==> flow/design.v <==
module APB_master(input Transfer,               
                  input Wr_Rd,                  
                  input [4:0] Address,          
                  input [31:0] write_data,      
                  output reg [31:0] read_data,  
                  input PCLK,                   
                  input PRESETn,                
                  input PREADY,                 
                  input [31:0] PRDATA,          
                  input PSLVERR,                
                  output [4:0] PADDR,           
                  output PSELx,                 
                  output PENABLE,               
                  output PWRITE,                
                  output [31:0] PWDATA);        
    parameter IDLE = 2'b00, SETUP = 2'b01, ACCESS = 2'b10;
    (* fsm_encoding = "none" *) reg [1:0] ps;
    reg [1:0] ns;
    reg [4:0]  paddr_q;
    reg        pwrite_q;
    reg [31:0] pwdata_q;
    wire setup_open = PRESETn && Transfer && (ps == SETUP);
    always @(posedge PCLK) begin
        if (!PRESETn)
            ps <= IDLE;
        else
            ps <= ns;
    end
    always @(*) begin
        if (!PRESETn  || !Transfer)
            ns = IDLE;
        else
        begin
            case (ps)
                IDLE:    ns = SETUP;
                SETUP:   ns = PSLVERR ? IDLE : ACCESS;
                ACCESS:  ns = PSLVERR ? IDLE : (PREADY ? SETUP : ACCESS);
                default: ns = IDLE;
            endcase
        end
    end
    assign PSELx   = (ps == SETUP) || (ps == ACCESS);
    assign PENABLE = (ps == ACCESS);
    always @(posedge PCLK) begin
        if (setup_open) begin
            paddr_q  <= Address;
            pwrite_q <= Wr_Rd;
            if (Wr_Rd)
                pwdata_q <= write_data;
        end
    end
    assign PADDR  = setup_open ? Address : paddr_q;
    assign PWRITE = setup_open ? Wr_Rd   : pwrite_q;
    assign PWDATA = (setup_open && Wr_Rd) ? write_data : pwdata_q;
    always @(posedge PCLK) begin
        if (PRESETn && PSELx && PENABLE && PREADY && !PSLVERR && !PWRITE)
            read_data <= PRDATA;
    end
endmodule
module APB_slave(input PCLK,                
                 input PRESETn,             
                 input [4:0] PADDR,         
                 input PSELx,               
                 input PENABLE,             
                 input PWRITE,              
                 input [31:0]PWDATA,        
                 output PREADY,             
                 output [31:0] PRDATA,      
                 output PSLVERR);           
    reg [31:0] mem [0:31];  
    assign PREADY  = PRESETn && PSELx && PENABLE;
    assign PSLVERR = 1'b0;
    always @(posedge PCLK) begin
        if (PRESETn && PSELx && PENABLE && PWRITE)
            mem[PADDR] <= PWDATA;
    end
    assign PRDATA = mem[PADDR];
endmodule
module APB_top(input PCLK,
               input PRESETn,
               input Transfer,
               input Wr_Rd,
               input [4:0] Address,
               input [31:0] write_data,
               output [31:0] read_data);
    wire [4:0] PADDR;
    wire [31:0] PWDATA,PRDATA;
    wire PSELx,PENABLE,PWRITE,PREADY,PSLVERR;
    APB_master Design_master(Transfer,Wr_Rd,Address,write_data,read_data,PCLK,PRESETn,PREADY,PRDATA,PSLVERR,PADDR,PSELx,PENABLE,PWRITE,PWDATA);
    APB_slave Design_slave(PCLK,PRESETn,PADDR,PSELx,PENABLE,PWRITE,PWDATA,PREADY,PRDATA,PSLVERR);
endmodule
### Reports on APB_top

Tool output for the design above, in the order of the flow.
Lines are those of the file above, counted from 1.
Not given: n/a

| set-up | value |
|---|---|
| top | APB_top |
| clock port | PCLK |
| standard-cell library | sky130hd |
| corner | tt_025C_1v80 |

### Word level

Source: Yosys, flattened and elaborated, memories not mapped. Widths are those after wreduce. Print and check cells do not count. Equal cells are merged and count once.
Memory sizes are those after Yosys's memory passes, which may raise the word count (mostly to a power of two), join words into wider ones and drop unused or constant bits.

| word-level totals | value |
|---|---|
| flip-flop bits (word level) | 40 |
| input port bits | 41 |
| memory bits (writable) | 1024 |
| clocked read ports x word width | 32 |
| memories | 1 |
| output and inout port bits | 32 |
| bits in latches | 0 |
| cells after elaboration | 31 |
| memory bits (read-only) | 0 |

| cells by class | value |
|---|---|
| $mul | 0 |
| muxes and demuxes | 8 |
| reductions and logical operators | 15 |
| add/sub/neg operators | 0 |
| divide/modulo/power cells | 0 |
| equality and inequality tests | 2 |
| shift operators | 0 |
| bitwise operators | 1 |
| magnitude comparators | 0 |

Memory list:

| name | depth | width | rd ports | write ports | line | source |
|---|---|---|---|---|---|---|
| Design_slave.mem | 32 | 32 | 1 | 1 | 70 | `reg [31:0] mem [0:31];` |

Operators with widths:

| operator | count |
|---|---|
| 32-bit 2-to-1 mux | 2 |
| 5-bit 2-to-1 mux | 2 |
| 1-bit logical AND | 7 |
| 2-bit parallel mux with 3-bit select | 1 |
| 1-bit logical NOT | 3 |
| 1-bit logical OR | 2 |
| 2-bit by 1-bit == test with 1-bit output (second input constant) | 1 |
| 2-bit == test (second input constant) | 1 |
| 2-bit logical NOT | 1 |
| 2-bit AND reduction | 1 |
| 2-bit OR reduction | 1 |
| 2-bit 2-to-1 mux | 1 |
| 1-bit 2-to-1 mux | 2 |
| 1-bit inverter | 1 |

### Logic depth

Longest topological path by Yosys (ltp), each cell counted once; first at word level (registers and memories cut), then after technology mapping (sequential cells cut; the memories' decode and read muxes count).

| logic depth | value |
|---|---|
| word-level depth | 6 |
| ABC_AREA | 0 |
| gate-level depth with buffers | 10 |
| depth with buffers taken out | 7 |

### Netlist

The flow's flattened synthesis, as Yosys stat reports it; memories are mapped. The netlist is that of the ABC_AREA named above (0 if unset); the other value can give another one.

Cells by type:

| type | count | total area (µm²) |
|---|---|---|
| sky130_fd_sc_hd__edfxtp_1 | 1088 | 3.27E+04 |
| sky130_fd_sc_hd__mux4_2 | 141 | 3.18E+03 |
| sky130_fd_sc_hd__nand2_1 | 356 | 1.34E+03 |
| sky130_fd_sc_hd__a21oi_1 | 241 | 1.21E+03 |
| sky130_fd_sc_hd__a22oi_1 | 115 | 863.328 |
| sky130_fd_sc_hd__nand3_1 | 121 | 605.581 |
| sky130_fd_sc_hd__mux2_2 | 33 | 371.606 |
| sky130_fd_sc_hd__buf_2 | 67 | 335.322 |
| sky130_fd_sc_hd__nand4_1 | 32 | 200.192 |
| sky130_fd_sc_hd__clkbuf_1 | 46 | 172.666 |
| sky130_fd_sc_hd__dfxtp_1 | 8 | 160.154 |
| sky130_fd_sc_hd__nor2_1 | 34 | 127.622 |
| sky130_fd_sc_hd__buf_4 | 12 | 90.086 |
| sky130_fd_sc_hd__mux2i_4 | 4 | 90.086 |
| sky130_fd_sc_hd__and2_1 | 8 | 50.048 |
| sky130_fd_sc_hd__nor2b_1 | 6 | 37.536 |
| sky130_fd_sc_hd__nor3_1 | 7 | 35.034 |
| sky130_fd_sc_hd__buf_6 | 3 | 33.782 |

Not listed: further types 6, cells in them 16.

| synthesis totals | value |
|---|---|
| cell count | 2338 |
| mapped flip-flops | 1096 |
| synthesis area | 41652.4 µm² |
| buffer cells | 134 |
| sequential area | 32831.5 µm² |

The figures by module come from a second, unflattened synthesis with its own total; it is not the netlist above.

| second synthesis, totals | value |
|---|---|
| cell total of the unflattened synthesis | 2213 |
| area (unflattened synthesis) | 41934.0 µm² |

Each row is one instance without its submodules.

Modules:

| module | cells | area (µm²) | instances |
|---|---|---|---|
| APB_slave | 2081 | 39123.8 | 1 |
| APB_master | 132 | 2810.2 | 1 |
| APB_top | 0 | 0.0 | 1 |

### Path before layout

Source: OpenSTA report_checks on the synthesized netlist (no wires, ideal clock, input and output delay 20% of the period each), path of least setup slack; recovery checks are left aside. Register names are those of the netlist, which keeps one name where synthesis merged equal registers.

| timing path after synthesis | value |
|---|---|
| path type | input to register |
| start point | input port PRESETn |
| end point | memory Design_slave.mem[0][0] |
| stages on the path | 8 |
| clock period | 5.0 ns |
| delay of the path | 3.134 ns |
| arrival time | 3.713 ns |
| input delay | 1.000 ns |
| slack | 0.866 ns |
| required time | 4.579 ns |
| synthesis period reached | 4.134 ns |

"delay of the path" = arrival - input delay + setup time.
"stages on the path" counts driving pins, that of a launching flip-flop among them; a cell with two outputs on the path counts twice.
"synthesis period reached" is the clock period less the worst setup slack; recovery checks do not enter. This is arithmetic on one report: input and output delays are still those of the set period (20% each).
Between the ends stands the longest chain of elaborated cells between them, by number of cells; it is not shown to be the way that was timed. Of several equally long chains one is given.
A line is the first line of the expression or statement that the cell stems from. Yosys adds cells for indexed reads and writes and turns some case tables into memories.
Only ways into the end's enable, where the timed path ends, are counted here.

| between the ends, after synthesis | value |
|---|---|
| path through | sky130_fd_sc_hd__nand4b_4 > sky130_fd_sc_hd__mux2i_4 > sky130_fd_sc_hd__buf_6 > sky130_fd_sc_hd__buf_6 > sky130_fd_sc_hd__buf_4 > sky130_fd_sc_hd__buf_2 > sky130_fd_sc_hd__nand2_1 > sky130_fd_sc_hd__nor2_1 |
| cells in the longest elaborated chain | 5 |

RTL lines, path after synthesis:

| item | line | source |
|---|---|---|
| start: declaration | 80 | `input PRESETn,` |
| 1-bit logical AND x2 | 22 | `wire setup_open = PRESETn && Transfer && (ps == SETUP);` |
| 1-bit 2-to-1 mux | 53 | `assign PWRITE = setup_open ? Wr_Rd   : pwrite_q;` |
| 1-bit logical AND | 74 | `if (PRESETn && PSELx && PENABLE && PWRITE)` |
| 5-bit 2-to-1 mux | 74 |  |
| end: declaration | 70 | `reg [31:0] mem [0:31];` |

### Path in the finished layout

From the final timing report of job 1: the path of least setup slack in the routed layout; clock arrival at registers is part of the times.

| timing path post-layout | value |
|---|---|
| path type | input to register |
| start point | input port Transfer |
| end point | register Design_master.read_data[30] |
| slack | -0.22 ns |
| required time | 3.35 ns |
| stages on the path | 11 |
| clock period | 3.01 ns |
| arrival time | 3.56 ns |
| input delay | 0.60 ns |

| between the ends, post-layout | value |
|---|---|
| path through | sky130_fd_sc_hd__clkdlybuf4s50_1 > sky130_fd_sc_hd__nand4b_4 > sky130_fd_sc_hd__buf_4 > sky130_fd_sc_hd__buf_4 > sky130_fd_sc_hd__mux2i_4 > sky130_fd_sc_hd__inv_2 > sky130_fd_sc_hd__nand3_1 > sky130_fd_sc_hd__clkbuf_8 > sky130_fd_sc_hd__a21oi_1 > sky130_fd_sc_hd__a22oi_1 > sky130_fd_sc_hd__nand4_1 |

RTL lines, path post-layout:

| item | line | source |
|---|---|---|
| start: declaration | 81 | `input Transfer,` |
| end: declaration | 5 | `output reg [31:0] read_data,` |

Chain of elaborated cells between the ends: none given.

Measured data: module APB_top, platform sky130hd, 6 stored runs of the flow under differing settings, order arbitrary. Input and output delays are each 20% of the period that was set; the output load is 0.01 pF.
"achieved clock period": clock period set for the run, less the worst setup slack. It is reckoned from that one timing run; input and output delays stay at 20% of the period that was set.
"critical path time" is the time allowed to the run's worst setup path (the clock period less input and output delay, where it has them) less its slack. Clock arrival times count: a late capture clock shortens it, a late launch clock lengthens it.
"total power of the final layout" is the tool's figure for a default switching activity; nothing was simulated.

#### Job 1

| setting | value |
|---|---|
| CAP_MARGIN | `30` |
| CORE_MARGIN | `6` |
| CORE_UTILIZATION | `55` |
| CTS_CLUSTER_SIZE | `27` |
| GPL_TIMING_DRIVEN | `0` |
| MAX_ROUTING_LAYER | `met4` |
| MIN_ROUTING_LAYER | `met1` |
| SLEW_MARGIN | `40` |
| TNS_END_PERCENT | `30` |
| period_ns | `3.01` |

| result | value |
|---|---|
| cell area after synthesis | 41652.4 µm² |
| die outline area | 82481.0 µm² |
| post-route utilization | 0.673 |
| setup slack of the worst path | -0.217 ns |
| final setup TNS | -8.228 ns |
| total power of the final layout | 36027 µW |
| achieved clock period | 3.227 ns |
| critical path time | 2.63 ns |
| type of the worst setup path | input to register |

#### Job 2

| setting | value |
|---|---|
| ABC_AREA | `1` |
| CELL_PAD_IN_SITES_DETAIL_PLACEMENT | `0` |
| CELL_PAD_IN_SITES_GLOBAL_PLACEMENT | `3` |
| CORE_ASPECT_RATIO | `1.85` |
| CORE_MARGIN | `5` |
| CORE_UTILIZATION | `40` |
| CTS_CLUSTER_DIAMETER | `327` |
| CTS_CLUSTER_SIZE | `49` |
| GPL_ROUTABILITY_DRIVEN | `0` |
| MAX_ROUTING_LAYER | `met4` |
| PLACE_DENSITY | `0.6` |
| TNS_END_PERCENT | `10` |
| period_ns | `5.0` |
| CAP_MARGIN | `20` |
| SLEW_MARGIN | `20` |

| result | value |
|---|---|
| cell area after synthesis | 45673.8 µm² |
| die outline area | 121364.0 µm² |
| post-route utilization | 0.437 |
| setup slack of the worst path | 1.264 ns |
| final setup TNS | 0.000 ns |
| total power of the final layout | 17226 µW |
| achieved clock period | 3.736 ns |
| critical path time | 2.74 ns |
| type of the worst setup path | input to register |

#### Job 3

| setting | value |
|---|---|
| CORE_UTILIZATION | `23` |
| PLACE_DENSITY | `0.6` |
| period_ns | `3.94` |
| CAP_MARGIN | `20` |
| CORE_MARGIN | `2` |
| SLEW_MARGIN | `20` |

| result | value |
|---|---|
| cell area after synthesis | 41652.4 µm² |
| die outline area | 184517.0 µm² |
| post-route utilization | 0.281 |
| setup slack of the worst path | 0.803 ns |
| final setup TNS | 0.000 ns |
| total power of the final layout | 27166 µW |
| achieved clock period | 3.137 ns |
| critical path time | 2.35 ns |
| type of the worst setup path | input to register |

#### Job 4

| setting | value |
|---|---|
| CORE_UTILIZATION | `40` |
| PLACE_DENSITY | `0.6` |
| period_ns | `3.94` |
| CAP_MARGIN | `20` |
| CORE_MARGIN | `2` |
| SLEW_MARGIN | `20` |

| result | value |
|---|---|
| cell area after synthesis | 41652.4 µm² |
| die outline area | 106730.0 µm² |
| post-route utilization | 0.475 |
| setup slack of the worst path | 0.764 ns |
| final setup TNS | 0.000 ns |
| total power of the final layout | 26759 µW |
| achieved clock period | 3.176 ns |
| critical path time | 2.39 ns |
| type of the worst setup path | input to register |

#### Job 5

| setting | value |
|---|---|
| CELL_PAD_IN_SITES_DETAIL_PLACEMENT | `1` |
| CORE_MARGIN | `5` |
| CORE_UTILIZATION | `40` |
| CTS_CLUSTER_DIAMETER | `327` |
| CTS_CLUSTER_SIZE | `91` |
| GPL_ROUTABILITY_DRIVEN | `1` |
| MAX_ROUTING_LAYER | `met5` |
| PLACE_DENSITY | `0.6` |
| TNS_END_PERCENT | `20` |
| period_ns | `5.0` |
| CAP_MARGIN | `20` |
| SLEW_MARGIN | `20` |

| result | value |
|---|---|
| cell area after synthesis | 41652.4 µm² |
| die outline area | 110686.0 µm² |
| post-route utilization | 0.439 |
| setup slack of the worst path | 1.193 ns |
| final setup TNS | 0.000 ns |
| total power of the final layout | 16080 µW |
| achieved clock period | 3.807 ns |
| critical path time | 2.81 ns |
| type of the worst setup path | input to register |

#### Job 6

| setting | value |
|---|---|
| CELL_PAD_IN_SITES_DETAIL_PLACEMENT | `1` |
| CTS_CLUSTER_SIZE | `57` |
| GPL_ROUTABILITY_DRIVEN | `0` |
| MAX_ROUTING_LAYER | `met4` |
| MIN_ROUTING_LAYER | `met1` |
| TNS_END_PERCENT | `60` |
| period_ns | `3.9` |
| CAP_MARGIN | `20` |
| CORE_MARGIN | `2` |
| CORE_UTILIZATION | `40` |
| SLEW_MARGIN | `20` |

| result | value |
|---|---|
| cell area after synthesis | 41652.4 µm² |
| die outline area | 106730.0 µm² |
| post-route utilization | 0.477 |
| setup slack of the worst path | 0.736 ns |
| final setup TNS | 0.000 ns |
| total power of the final layout | 27658 µW |
| achieved clock period | 3.164 ns |
| critical path time | 2.38 ns |
| type of the worst setup path | input to register |
